==> flow/design.v <==
module Fiveto32Decoder(Select, Wenable, Load_Out);
input [4:0] Select;
input Wenable;
output reg [31:0] Load_Out;
always@(*)
if (Wenable == 1)
case(Select)
5'h0 : Load_Out = 32'h00000001;
5'h1 : Load_Out = 32'h00000002;
5'h2 : Load_Out = 32'h00000004;
5'h3 : Load_Out = 32'h00000008;
5'h4 : Load_Out = 32'h00000010;
5'h5 : Load_Out = 32'h00000020;
5'h6 : Load_Out = 32'h00000040;
5'h7 : Load_Out = 32'h00000080;
5'h8 : Load_Out = 32'h00000100;
5'h9 : Load_Out = 32'h00000200;
5'hA : Load_Out = 32'h00000400;
5'hB : Load_Out = 32'h00000800;
5'hC : Load_Out = 32'h000001000;
5'hD : Load_Out = 32'h000002000;
5'hE : Load_Out = 32'h000004000;
5'hF : Load_Out = 32'h000008000;
5'h10 : Load_Out = 32'h00010000;
5'h11 : Load_Out = 32'h00020000;
5'h12 : Load_Out = 32'h00040000;
5'h13 : Load_Out = 32'h00080000;
5'h14 : Load_Out = 32'h00100000;
5'h15 : Load_Out = 32'h00200000;
5'h16 : Load_Out = 32'h00400000;
5'h17 : Load_Out = 32'h00800000;
5'h18 : Load_Out = 32'h01000000;
5'h19 : Load_Out = 32'h02000000;
5'h1A : Load_Out = 32'h04000000;
5'h1B : Load_Out = 32'h08000000;
5'h1C : Load_Out = 32'h10000000;
5'h1D : Load_Out = 32'h20000000;
5'h1E : Load_Out = 32'h40000000;
5'h1F : Load_Out = 32'h80000000;
default: Load_Out = 32'h00000000;
endcase
else
Load_Out <= 0;
endmodule
module Register32bit (Din, Dout, Load, Reset, clk);
input [31:0] Din;
output reg [31:0] Dout;
input Load, Reset, clk;
always@(posedge clk or posedge Reset) begin
if (Reset == 1)
Dout = 0;
else if (Load == 1)
Dout <= Din;
else
Dout <= Dout;
end
endmodule
module Mux32to1 (Reg0,Reg1,Reg2,Reg3,Reg4,Reg5,Reg6,Reg7,Reg8,Reg9,Reg10,Reg11,Reg12,Reg13,Reg14,Reg15,Reg16,Reg17,Reg18,Reg19,Reg20,Reg21,Reg22,Reg23,Reg24,Reg25,Reg26,Reg27,Reg28,Reg29,Reg30,Reg31, Select, Regout);
input [31:0]Reg0, Reg1,Reg2,Reg3,Reg4,Reg5,Reg6,Reg7,Reg8,Reg9,Reg10,Reg11,Reg12,Reg13,Reg14,Reg15,Reg16;
input [31:0]Reg17,Reg18,Reg19,Reg20,Reg21,Reg22,Reg23,Reg24,Reg25,Reg26,Reg27,Reg28,Reg29,Reg30,Reg31;
input [4:0]Select;
output reg [31:0] Regout;
always@(*)
case(Select)
5'h0: Regout <= Reg0;
5'h1: Regout <= Reg1;
5'h2: Regout <= Reg2;
5'h3: Regout <= Reg3;
5'h4: Regout <= Reg4;
5'h5: Regout <= Reg5;
5'h6: Regout <= Reg6;
5'h7: Regout <= Reg7;
5'h8: Regout <= Reg8;
5'h9: Regout <= Reg9;
5'hA: Regout <= Reg10;
5'hB: Regout <= Reg11;
5'hC: Regout <= Reg12;
5'hD: Regout <= Reg13;
5'hE: Regout <= Reg14;
5'hF: Regout <= Reg15;
5'h10: Regout <= Reg16;
5'h11: Regout <= Reg17;
5'h12: Regout <= Reg18;
5'h13: Regout <= Reg19;
5'h14: Regout <= Reg20;
5'h15: Regout <= Reg21;
5'h16: Regout <= Reg22;
5'h17: Regout <= Reg23;
5'h18: Regout <= Reg24;
5'h19: Regout <= Reg25;
5'h1A: Regout <= Reg26;
5'h1B: Regout <= Reg27;
5'h1C: Regout <= Reg28;
5'h1D: Regout <= Reg29;
5'h1E: Regout <= Reg30;
5'h1F: Regout <= Reg31;
default Regout <= 32'b0;
endcase
endmodule
module RegisterFile32Bits(DataIn,DataA,DataB,RdAddress1,RdAddress2,WrtAddress,clk,Reset,Wenable);
input[31:0]DataIn;
input clk,Reset,Wenable;
input [4:0]RdAddress1,RdAddress2,WrtAddress;
output [31:0]DataA,DataB;
wire [31:0] Load;
wire [31:0] Dout0;
wire [31:0] Dout1;
wire [31:0] Dout2;
wire [31:0] Dout3;
wire [31:0] Dout4;
wire [31:0] Dout5;
wire [31:0] Dout6;
wire [31:0] Dout7;
wire [31:0] Dout8;
wire [31:0] Dout9;
wire [31:0] Dout10;
wire [31:0] Dout11;
wire [31:0] Dout12;
wire [31:0] Dout13;
wire [31:0] Dout14;
wire [31:0] Dout15;
wire [31:0] Dout16;
wire [31:0] Dout17;
wire [31:0] Dout18;
wire [31:0] Dout19;
wire [31:0] Dout20;
wire [31:0] Dout21;
wire [31:0] Dout22;
wire [31:0] Dout23;
wire [31:0] Dout24;
wire [31:0] Dout25;
wire [31:0] Dout26;
wire [31:0] Dout27;
wire [31:0] Dout28;
wire [31:0] Dout29;
wire [31:0] Dout30;
wire [31:0] Dout31;
Fiveto32Decoder u00 (WrtAddress,Wenable,Load);
Register32bit uu0 (DataIn, Dout0, Load[0], Reset, clk);
Register32bit uu1 (DataIn, Dout1, Load[1], Reset, clk);
Register32bit uu2 (DataIn, Dout2, Load[2], Reset, clk);
Register32bit uu3 (DataIn, Dout3, Load[3], Reset, clk);
Register32bit uu4 (DataIn, Dout4, Load[4], Reset, clk);
Register32bit uu5 (DataIn, Dout5, Load[5], Reset, clk);
Register32bit uu6 (DataIn, Dout6, Load[6], Reset, clk);
Register32bit uu7 (DataIn, Dout7, Load[7], Reset, clk);
Register32bit uu8 (DataIn, Dout8, Load[8], Reset, clk);
Register32bit uu9 (DataIn, Dout9, Load[9], Reset, clk);
Register32bit uu10 (DataIn, Dout10, Load[10], Reset, clk);
Register32bit uu11 (DataIn, Dout11, Load[11], Reset, clk);
Register32bit uu12 (DataIn, Dout12, Load[12], Reset, clk);
Register32bit uu13 (DataIn, Dout13, Load[13], Reset, clk);
Register32bit uu14 (DataIn, Dout14, Load[14], Reset, clk);
Register32bit uu15 (DataIn, Dout15, Load[15], Reset, clk);
Register32bit uu16 (DataIn, Dout16, Load[16], Reset, clk);
Register32bit uu17 (DataIn, Dout17, Load[17], Reset, clk);
Register32bit uu18 (DataIn, Dout18, Load[18], Reset, clk);
Register32bit uu19 (DataIn, Dout19, Load[19], Reset, clk);
Register32bit uu20 (DataIn, Dout20, Load[20], Reset, clk);
Register32bit uu21 (DataIn, Dout21, Load[21], Reset, clk);
Register32bit uu22 (DataIn, Dout22, Load[22], Reset, clk);
Register32bit uu23 (DataIn, Dout23, Load[23], Reset, clk);
Register32bit uu24 (DataIn, Dout24, Load[24], Reset, clk);
Register32bit uu25 (DataIn, Dout25, Load[25], Reset, clk);
Register32bit uu26 (DataIn, Dout26, Load[26], Reset, clk);
Register32bit uu27 (DataIn, Dout27, Load[27], Reset, clk);
Register32bit uu28 (DataIn, Dout28, Load[28], Reset, clk);
Register32bit uu29 (DataIn, Dout29, Load[29], Reset, clk);
Register32bit uu30 (DataIn, Dout30, Load[30], Reset, clk);
Register32bit uu31 (DataIn, Dout31, Load[31], Reset, clk);
Mux32to1 um1(Dout0,Dout1,Dout2,Dout3,Dout4,Dout5,Dout6,Dout7,Dout8,Dout9,Dout10,Dout11,Dout12,Dout13,Dout14,Dout15,Dout16,Dout17,Dout18,Dout19,Dout20,Dout21,Dout22,Dout23,Dout24,Dout25,Dout26,Dout27,Dout28,Dout29,Dout30,Dout31,RdAddress1, DataA);
Mux32to1 um2(Dout0,Dout1,Dout2,Dout3,Dout4,Dout5,Dout6,Dout7,Dout8,Dout9,Dout10,Dout11,Dout12,Dout13,Dout14,Dout15,Dout16,Dout17,Dout18,Dout19,Dout20,Dout21,Dout22,Dout23,Dout24,Dout25,Dout26,Dout27,Dout28,Dout29,Dout30,Dout31,RdAddress2, DataB);
endmodule 
### Step by step through the tools: RegisterFile32Bits

The steps from the RTL of RegisterFile32Bits to its reports follow in flow order.
Line numbers count from 1 in the design file above.
Library cell names are shortened.
The mark n/a stands for no value.

| design | value |
|---|---|
| top module | RegisterFile32Bits |
| clock port | clk |
| library | sky130hd |
| corner | tt_025C_1v80 |

### Word-level counts

Counts by Yosys on the flattened word-level netlist (proc, flatten, opt, wreduce; memories kept). Register bits leave out memories and registers merged into their read ports (data or address); mux counts leave out enables and synchronous resets folded into registers. Print and check cells are left out. Cells with the same type and inputs are merged into one.
Memory sizes are those after Yosys's memory passes, which may raise the word count (mostly to a power of two), join words into wider ones and drop unused or constant bits.

| storage and ports | value |
|---|---|
| bits in read-only memories | 1024 |
| cells after elaboration | 100 |
| memory cells | 1 |
| bits in registers | 1024 |

| operators by class | value |
|---|---|
| muxes and demuxes | 3 |
| equality and inequality tests | 62 |
| reductions and logical operators | 2 |

Memories:

| memory | depth | bits a word | read ports | write ports | RTL line | RTL |
|---|---|---|---|---|---|---|
| (no name shown) | 32 | 32 | 1 | 0 | 7 | `case(Select)` |

Operators by type and width:

| kind | number |
|---|---|
| parallel mux 32 bit (select 32 bit) | 2 |
| equality test 5 bit with constant B | 32 |
| equality test 5 x 4 -> 1 bit with constant B | 16 |
| equality test 5 x 3 -> 1 bit with constant B | 8 |
| 2-to-1 mux 32 bit | 1 |
| equality test 5 x 2 -> 1 bit with constant B | 4 |
| equality test 5 x 1 -> 1 bit with constant B | 2 |
| logical NOT 5 bit | 2 |

### Longest topological paths

Yosys ltp: most cells in a row. Word level: on the elaborated netlist, between registers, memories and ports. Mapped: between sequential cells and ports; inverters and the memories' decode and read muxes count.

| logic depth | value |
|---|---|
| depth in word-level cells | 2 |
| ABC_AREA | 1 |
| depth in mapped cells | 11 |
| depth with buffers taken out | 9 |

### Netlist

Source: synth_stat.txt of the flow (Yosys; design flattened, memories mapped). It holds for the ABC_AREA given above (unset counts as 0); a run with the other value may have another netlist.
The area totals of this step are shown rounded.

Cell types:

| cell | number | total area (um^2) |
|---|---|---|
| dfrtp_1 | 1024 | 2.56E+04 |
| nand2_1 | 2221 | 8.34E+03 |
| nand3_1 | 1140 | 5.71E+03 |
| nand4_1 | 650 | 4066.4 |
| o21ai_0 | 747 | 3.74E+03 |
| nor2_1 | 995 | 3.73E+03 |
| clkbuf_1 | 573 | 2.15E+03 |
| a21oi_1 | 256 | 1.28E+03 |
| buf_2 | 92 | 460.442 |
| inv_1 | 111 | 416.65 |
| buf_1 | 82 | 307.795 |
| o21ai_1 | 53 | 265.254 |
| nor2_2 | 13 | 81.328 |
| nor3_2 | 5 | 50.048 |
| nand3_2 | 4 | 40.038 |
| inv_2 | 5 | 18.768 |
| nor3_4 | 1 | 16.266 |
| clkinv_1 | 3 | 11.261 |

Other cell types: 2; their cells: 2.

| synthesis totals | value |
|---|---|
| flip-flops | 1024 |
| area of sequential cells | 0.0256 mm^2 |
| mapped cells | 7977 |
| buffers | 747 |
| cell area after synthesis | 0.0563 mm^2 |

### Worst setup path after synthesis

Path of least setup slack by OpenSTA after synthesis, without wires, with an ideal clock, recovery checks aside; 20% of the period is set as input and as output delay. Where synthesis merged equal registers, the netlist keeps one of their names.

| path after synthesis | value |
|---|---|
| path kind | input port to output port |
| from | input port RdAddress2[4] |
| to | output port DataB[12] |
| period | 7000 ps |
| launch time at the first pin | 1400 ps |
| delay of the path | 1263 ps |
| arrival | 2663 ps |
| buffers on the path | 4 |
| input delay | 1400 ps |
| slack | 2937 ps |
| stages on the path | 11 |
| synthesis period reached | 4063 ps |

"delay of the path" = arrival - input delay + setup time.
A path that ends at an output port has no setup time.
"stages on the path": output pins that drive a net of the path, with the launching flip-flop's if there is one; two outputs of one cell count as two.
"synthesis period reached" = period - worst setup slack (recovery checks aside). The figure is calculated, with input and output delays left at 20% of the set period.
The rows between start and end are the longest chain of elaborated cells between them; the timing report does not say that the signal goes this way. Where chains are equally long, one stands for them.
A line is the first line of the expression or statement that the cell stems from. Yosys adds cells for indexed reads and writes and turns some case tables into memories.

| between the ends, after synthesis | value |
|---|---|
| path through | buf_2 inv_1 buf_2 buf_2 clkbuf_1 nand3_1 nand2_1 nor2_1 nand2_1 nor2_1 nand3_1 |
| cells in the longest elaborated chain | 2 |

Ends and longest elaborated chain, after synthesis:

| element | RTL line | RTL |
|---|---|---|
| start: declaration | 103 | `input [4:0]RdAddress1,RdAddress2,WrtAddress;` |
| equality test 5 bit | 64 | `case(Select)` |
| parallel mux 32 bit (select 32 bit) | 64 |  |
| end: declaration | 104 | `output [31:0]DataA,DataB;` |

### Path in the finished layout

Path of least setup slack in the final report of run 3 (OpenROAD, finished layout, wires in). Where an end is a register, its clock arrival counts in the times.
The path's times are printed in steps of 10 ps; the period is the one set.

| path post-layout | value |
|---|---|
| path kind | input port to output port |
| from | input port RdAddress2[2] |
| to | output port DataB[8] |
| period | 7000 ps |
| stages on the path | 11 |
| buffers on the path | 3 |
| launch time at the first pin | 1400 ps |
| slack | 690 ps |
| input delay | 1400 ps |
| arrival | 4910 ps |

The rows between start and end are the longest chain of elaborated cells between them; the timing report does not say that the signal goes this way. Where chains are equally long, one stands for them.

| between the ends, post-layout | value |
|---|---|
| path through | clkdlybuf4s50_1 nand2_1 clkinv_2 buf_12 nand4_1 nand2_1 nor2_1 nand2_1 nor2_1 nand3_1 clkdlybuf4s50_1 |
| cells in the longest elaborated chain | 2 |

Ends and longest elaborated chain, post-layout:

| element | RTL line | RTL |
|---|---|---|
| start: declaration | 103 | `input [4:0]RdAddress1,RdAddress2,WrtAddress;` |
| equality test 5 bit | 64 | `case(Select)` |
| parallel mux 32 bit (select 32 bit) | 64 |  |
| end: declaration | 104 | `output [31:0]DataA,DataB;` |

Hand-over note for RegisterFile32Bits

Flow measurements of RegisterFile32Bits on sky130hd: 4 stored runs with different settings, listed in no order. Input and output delays are each 20% of the period that was set; the output load is 0.01 pF.
"achieved period" is the run's clock period less its worst setup slack. It is reckoned from that one timing run; input and output delays stay at 20% of the period that was set.
"critical setup path time" means the part of the period allowed to the worst setup path (the constraints hold back 20% at inputs and 20% at outputs) less its slack; where the path has registers, the arrival times of their clocks count too.
"critical setup path time" is given in steps of 10 ps.
Measured values are rounded.
A setting shown as . is not set for that run.
A result given as . is not shown for that run.

| run name | CELL_PAD_IN_SITES_GLOBAL_PLACEMENT | CORE_ASPECT_RATIO | CORE_UTILIZATION | CTS_CLUSTER_DIAMETER | GPL_ROUTABILITY_DRIVEN | MIN_ROUTING_LAYER | PLACE_DENSITY_LB_ADDON | SLEW_MARGIN | TNS_END_PERCENT | period_ns | CAP_MARGIN | CORE_MARGIN | ABC_AREA | CELL_PAD_IN_SITES_DETAIL_PLACEMENT | CTS_CLUSTER_SIZE | GPL_TIMING_DRIVEN | HOLD_SLACK_MARGIN | MAX_ROUTING_LAYER | SETUP_SLACK_MARGIN | worst slack on setup checks (ps) | utilization | critical setup path time (ps) | worst setup path kind | die footprint (mm^2) | lowest hold slack (ps) | setup total negative slack (ps) | achieved period (ps) | synthesized cell area (mm^2) |
|---|---|---|---|---|---|---|---|---|---|---|---|---|---|---|---|---|---|---|---|---|---|---|---|---|---|---|---|---|
| run 1 | 1 | 1.89 | 71 | 257 | 1 | met2 | 0.26 | 30 | 60 | 11.9 | 20 | 2 | . | . | . | . | . | . | . | . | . | . | . | . | . | . | . | . |
| run 2 | 0 | 0.77 | 69 | . | 0 | . | 0.14 | 40 | 10 | 8.38 | 15 | 7 | 0 | 0 | 25 | 0 | -0.06 | met4 | 1.71 | . | . | . | . | . | . | . | . | . |
| run 3 | . | . | 40 | . | 0 | . | . | 20 | . | 7.0 | 20 | 7 | 1 | . | . | . | . | . | . | 693 | 0.455 | 3510 | input port to output port | 0.152 | 508 | 0 | 6307 | 0.0563 |
| run 4 | 1 | 0.77 | 69 | . | 0 | . | 0.14 | 40 | . | 8.38 | 15 | 5 | 0 | 2 | 63 | 0 | -0.06 | met5 | 1.71 | . | . | . | . | . | . | . | . | . |

Run 1: not finished: routing ended with error GRT-0116
Run 2: not finished: routing ended with error GRT-0116
Run 4: not finished: placement ended with error DPL-0033

End of note.
